==> flow/design.v <==
module band_scale(POT, audio, scaled, rst_n, clk);
input rst_n, clk;
input [11:0]POT;
input signed [15:0]audio;
output [15:0]scaled;
logic [23:0]potSq;
logic signed [12:0]signedPot; 
logic signed [28:0]FIRscaled; 
logic flagPos, flagNeg, upperZero, upperOnes;
logic [23:0] potSq_q1;
assign potSq = POT*POT;
always_ff @(posedge clk, negedge rst_n) begin
  if (!rst_n)
    potSq_q1 <= '0;
  else
    potSq_q1 <= potSq;
end
assign signedPot = {1'b0, potSq_q1[23:12]};
assign FIRscaled = signedPot * audio;
assign upperZero = !(FIRscaled[27] && FIRscaled[26] && FIRscaled[25]);
assign upperOnes = FIRscaled[27] || FIRscaled[26] || FIRscaled[25];
assign flagNeg = (FIRscaled[28] && upperZero);
assign flagPos = (!FIRscaled[28] && upperOnes);
assign scaled = flagNeg ? 16'h8000 :
		flagPos ? 16'h7FFF : 
		FIRscaled[25:10];
endmodule
module EQ_Engine(clk, rst_n, lft_lp_out, rght_lp_out, lft_b1_out, rght_b1_out, lft_b2_out, rght_b2_out, lft_b3_out, rght_b3_out, lft_hp_out, rght_hp_out, aud_out_lft, aud_out_rght, POT_LP, POT_B1, POT_B2, POT_B3, POT_HP, VOL_POT);
input clk, rst_n;
input [11:0] POT_LP, POT_B1, POT_B2, POT_B3, POT_HP, VOL_POT;
input signed [15:0] lft_lp_out, rght_lp_out, lft_b1_out, rght_b1_out, lft_b2_out, rght_b2_out, lft_b3_out, rght_b3_out, lft_hp_out, rght_hp_out;
output [15:0] aud_out_lft, aud_out_rght;
logic signed [15:0] scaled_lp_lft, scaled_b1_lft, scaled_b2_lft, scaled_b3_lft, scaled_hp_lft, scaled_lp_rght, scaled_b1_rght, scaled_b2_rght, scaled_b3_rght, scaled_hp_rght;
logic signed [15:0] scaled_lp_lft_ff, scaled_b1_lft_ff, scaled_b2_lft_ff, scaled_b3_lft_ff, scaled_hp_lft_ff, scaled_lp_rght_ff, scaled_b1_rght_ff, scaled_b2_rght_ff, scaled_b3_rght_ff, scaled_hp_rght_ff;
logic signed [15:0] band_scale_sum_lft_ff, band_scale_sum_rght_ff, band_scale_sum_rght, band_scale_sum_lft;
logic signed [28:0] aud_out_mult_lft, aud_out_mult_rght;
band_scale bsleftlp(.POT(POT_LP), .audio(lft_lp_out), .scaled(scaled_lp_lft_ff), .clk(clk), .rst_n(rst_n));
band_scale bsleftb1(.POT(POT_B1), .audio(lft_b1_out), .scaled(scaled_b1_lft_ff), .clk(clk), .rst_n(rst_n));
band_scale bsleftb2(.POT(POT_B2), .audio(lft_b2_out), .scaled(scaled_b2_lft_ff), .clk(clk), .rst_n(rst_n));
band_scale bsleftb3(.POT(POT_B3), .audio(lft_b3_out), .scaled(scaled_b3_lft_ff), .clk(clk), .rst_n(rst_n));
band_scale bslefthp(.POT(POT_HP), .audio(lft_hp_out), .scaled(scaled_hp_lft_ff), .clk(clk), .rst_n(rst_n));
assign band_scale_sum_lft_ff = (scaled_lp_lft + scaled_b1_lft + scaled_b2_lft + scaled_b3_lft + scaled_hp_lft);
assign aud_out_mult_lft = (band_scale_sum_lft * $signed({1'b0, VOL_POT}));
assign aud_out_lft = aud_out_mult_lft [27:12];
band_scale bsrightlp(.POT(POT_LP), .audio(rght_lp_out), .scaled(scaled_lp_rght_ff), .clk(clk), .rst_n(rst_n));
band_scale bsrightb1(.POT(POT_B1), .audio(rght_b1_out), .scaled(scaled_b1_rght_ff), .clk(clk), .rst_n(rst_n));
band_scale bsrightb2(.POT(POT_B2), .audio(rght_b2_out), .scaled(scaled_b2_rght_ff), .clk(clk), .rst_n(rst_n));
band_scale bsrightb3(.POT(POT_B3), .audio(rght_b3_out), .scaled(scaled_b3_rght_ff), .clk(clk), .rst_n(rst_n));
band_scale bsrighthp(.POT(POT_HP), .audio(rght_hp_out), .scaled(scaled_hp_rght_ff), .clk(clk), .rst_n(rst_n));
assign band_scale_sum_rght_ff = (scaled_lp_rght + scaled_b1_rght + scaled_b2_rght + scaled_b3_rght + scaled_hp_rght);
assign aud_out_mult_rght = (band_scale_sum_rght * $signed({1'b0, VOL_POT}));
assign aud_out_rght = aud_out_mult_rght [27:12];
always_ff @(posedge clk, negedge rst_n) begin
  if (!rst_n) begin
    scaled_lp_lft <= '0;
    scaled_b1_lft <= '0;
    scaled_b2_lft <= '0;
    scaled_b3_lft <= '0;
    scaled_hp_lft <= '0;
    scaled_lp_rght <= '0;
    scaled_b1_rght <= '0;
    scaled_b2_rght <= '0;
    scaled_b3_rght <= '0;
    scaled_hp_rght <= '0;
  end
  else begin
    scaled_lp_lft <= scaled_lp_lft_ff;
    scaled_b1_lft <= scaled_b1_lft_ff;
    scaled_b2_lft <= scaled_b2_lft_ff;
    scaled_b3_lft <= scaled_b3_lft_ff;
    scaled_hp_lft <= scaled_hp_lft_ff;
    scaled_lp_rght <= scaled_lp_rght_ff;
    scaled_b1_rght <= scaled_b1_rght_ff;
    scaled_b2_rght <= scaled_b2_rght_ff;
    scaled_b3_rght <= scaled_b3_rght_ff;
    scaled_hp_rght <= scaled_hp_rght_ff;
  end
end
always_ff @(posedge clk, negedge rst_n) begin
  if (!rst_n) begin
    band_scale_sum_lft <= '0;
    band_scale_sum_rght <= '0;
  end
  else begin
    band_scale_sum_lft <= band_scale_sum_lft_ff;
    band_scale_sum_rght <= band_scale_sum_rght_ff;
  end
end
endmodule
# Reports on EQ_Engine
# Tool output for the design above, in the order of the flow.
# Lines are those of the file above, counted from 1.
# Operators carry their Yosys type and port widths (W data, S select, Z words).
# Library cell names are shortened.
# The mark n/a stands for no value.
# inputs
top	EQ_Engine
clock_port	clk
cell_library	sky130hd
lib_corner	tt_025C_1v80

# After elaboration
# Counts by Yosys on the flattened word-level netlist (proc, flatten, opt, wreduce; memories kept). Register bits leave out memories and registers merged into their read ports (data or address); mux counts leave out enables and synchronous resets folded into registers. Print and check cells are left out. Cells with the same type and inputs are merged into one.
# word_totals
register_bits	312
input_bits	234
out_inout_bits	32
word_cells	142
# classes
addsub	8
multipliers	17
n_mux	20
n_reduce_logical	80
# op_table
op	n
$mul A13 B16 Y29	10
$mul A12 B12 Y24	5
$mul A16 B13 Y28	2
$mux W16	20
$add A16 B16 Y16	8
$logic_and A1 B1 Y1	40
$logic_or A1 B1 Y1	20
$logic_not A1 Y1	20

# Longest topological paths
# Depth = most cells in a row (Yosys ltp): at word level without a register or memory, in the mapped netlist without a sequential cell, where the memories' decode and read muxes count.
# logic_depth
ltp_word	6
ABC_AREA	0
mapped_depth	27
mapped_depth_nobuf	24

# Mapped cells and area
# Source: synth_stat.txt of the flow (Yosys; design flattened, memories mapped). It holds for the ABC_AREA given above (unset counts as 0); a run with the other value may have another netlist.
# The area totals of this step are shown rounded.
# mapped
mapped_cells	12052
synth_area_um2	110000
sequential_area_um2	6310
ff_cells	252
buffers	481
# by_type
cell	n	area_total_um2
fa_1	2591	5.19E+04
ha_1	1062	1.33E+04
inv_1	3311	1.24E+04
and2_1	1377	8.61E+03
dfrtp_1	252	6.31E+03
nand2_1	1308	4.91E+03
xnor2_1	262	2.29E+03
clkbuf_1	473	1.78E+03
o21a_1	145	1.09E+03
a21oi_1	212	1.06E+03
nor2_1	261	979.69
xor2_1	103	902.115
o21ai_0	98	490.47
a21o_1	61	457.939
nor3_1	74	370.355
nor2b_1	57	356.592
nand2b_1	32	200.192
nand4_1	31	193.936
# Not listed: further types 55, cells in them 342.
# The figures by module come from a second, unflattened synthesis with its own total; it is not the netlist above.
# unflattened
cells_unflattened	14599
area_unflattened_um2	134000
# Each row is one instance without its submodules.
# modules
module	instances	n_cells	area_um2	seq_area_um2
band_scale	10	1261	11200	300
EQ_Engine	1	1989	21500	4800

# Path before layout
# Source: OpenSTA report_checks on the synthesized netlist (no wires, ideal clock, input and output delay 20% of the period each), path of least setup slack; recovery checks are left aside. Register names are those of the netlist, which keeps one name where synthesis merged equal registers.
# synth_timing
kind	input port to output port
start	input port VOL_POT[1]
end	output port aud_out_rght[15]
period_ps	12000
in_delay_ps	2400
output_delay_ps	2400
launch_ps	2400
t_arrival_ps	8031
required_ps	9600
setup_slack_ps	1569
path_delay_ps	5631
path_stages	22
path_buffers	2
period_less_setup_slack_ps	10431
# "path_delay_ps" = arrival - input delay + setup time.
# At an output port there is no setup time.
# "path_stages" counts driving pins, that of a launching flip-flop among them; a cell with two outputs on the path counts twice.
# "period_less_setup_slack_ps" is the clock period less the worst setup slack; recovery checks do not enter. This is arithmetic on one report: input and output delays are still those of the set period (20% each).
# The rows between start and end are the longest chain of elaborated cells between them; the timing report does not say that the signal goes this way. Where chains are equally long, one stands for them.
# Each line given opens the expression or statement behind the cell; cells for indexed reads and writes are added by Yosys, which also makes memories of some case tables.
# synth_between
cell_sequence	clkbuf_1 clkbuf_1 nand2_1 fa_1 inv_1 fa_1 fa_1 inv_1 fa_1 inv_1 fa_1 ha_1 nand4_1 a2111oi_0 nor3_1 or4_1 nand3_1 o41ai_1 o21ai_0 o21a_1 nor2_1 xnor2_1
elab_chain_cells	1
cells_between	1
cone_lines	1
classes_between	1 x mul
# synth_lines
element	line_no	rtl
start: declaration	30	input [11:0] POT_LP, POT_B1, POT_B2, POT_B3, POT_HP, VOL_POT;
$mul A16 B13 Y28	51	assign aud_out_mult_rght = (band_scale_sum_rght * $signed({1'b0, VOL_POT}));
end: declaration	32	output [15:0] aud_out_lft, aud_out_rght;

# Worst path after layout
# Path of least setup slack in the final report of run C (OpenROAD, finished layout, wires in). Where an end is a register, its clock arrival counts in the times.
# The report prints the path's times to 10 ps; the period is as set.
# layout_timing
kind	input port to output port
start	input port VOL_POT[1]
end	output port aud_out_rght[15]
period_ps	20600
in_delay_ps	4120
output_delay_ps	4120
launch_ps	4120
t_arrival_ps	11440
required_ps	16480
setup_slack_ps	5040
path_stages	23
path_buffers	3
# The rows between start and end are the longest chain of elaborated cells between them; the timing report does not say that the signal goes this way. Where chains are equally long, one stands for them.
# layout_between
cell_sequence	clkdlybuf4s50_1 clkbuf_8 nand2_1 fa_1 inv_1 fa_1 fa_1 inv_1 fa_1 inv_1 fa_1 ha_1 nand4_1 a2111oi_4 nor3_1 or4_1 nand3_2 o41ai_4 o21ai_2 o21a_1 nor2_1 xnor2_1 clkdlybuf4s50_1
elab_chain_cells	1
cells_between	1
cone_lines	1
classes_between	1 x mul
# layout_lines
element	line_no	rtl
start: declaration	30	input [11:0] POT_LP, POT_B1, POT_B2, POT_B3, POT_HP, VOL_POT;
$mul A16 B13 Y28	51	assign aud_out_mult_rght = (band_scale_sum_rght * $signed({1'b0, VOL_POT}));
end: declaration	32	output [15:0] aud_out_lft, aud_out_rght;

# Stored flow runs of EQ_Engine (4 of them; Yosys, OpenROAD, sky130hd). They differ in their settings and are not a sequence. Constraints: input delay and output delay 20% of the set period each, output load 0.01 pF.
# "period_reached_ps" = clock period - worst setup slack. The figure is calculated, with input and output delays left at 20% of the set period.
# The measured numbers are rounded.
# Settings: n/a = not set for that run.
# A result given as n/a is not shown for that run.
run name	CELL_PAD_IN_SITES_GLOBAL_PLACEMENT	CORE_MARGIN	CORE_UTILIZATION	CTS_CLUSTER_DIAMETER	GPL_ROUTABILITY_DRIVEN	GPL_TIMING_DRIVEN	MIN_ROUTING_LAYER	PLACE_DENSITY_LB_ADDON	TNS_END_PERCENT	period_ns	CAP_MARGIN	SLEW_MARGIN	CTS_CLUSTER_SIZE	HOLD_SLACK_MARGIN	CELL_PAD_IN_SITES_DETAIL_PLACEMENT	CORE_ASPECT_RATIO	SETUP_SLACK_MARGIN	fin_ws_ps	finish.stdcell_area_um2	design.die.area_um2	util_pct	period_reached_ps	post_synth_area_um2	tns_setup_ps	fin_hold_ws_ps
run A	3	5	54	176	1	1	met2	0.27	45	7.94	20	20	n/a	n/a	n/a	n/a	n/a	n/a	n/a	n/a	n/a	n/a	n/a	n/a	n/a
run B	3	5	54	176	1	1	met2	0.27	30	7.94	20	20	72	0.23	n/a	n/a	n/a	n/a	n/a	n/a	n/a	n/a	n/a	n/a	n/a
run C	n/a	9	24	40	1	n/a	n/a	n/a	25	20.6	20	20	58	n/a	2	1.61	4.92	5040	121000	484000	26.6	15558	110000	0	539
run D	1	2	51	n/a	n/a	n/a	n/a	0.03	n/a	11.5	20	20	n/a	n/a	n/a	1.09	n/a	315	117000	220000	54.2	11185	110000	0	604
# Run A: incomplete, placement halted on FLW-0024
# Run B: incomplete, placement halted on FLW-0024
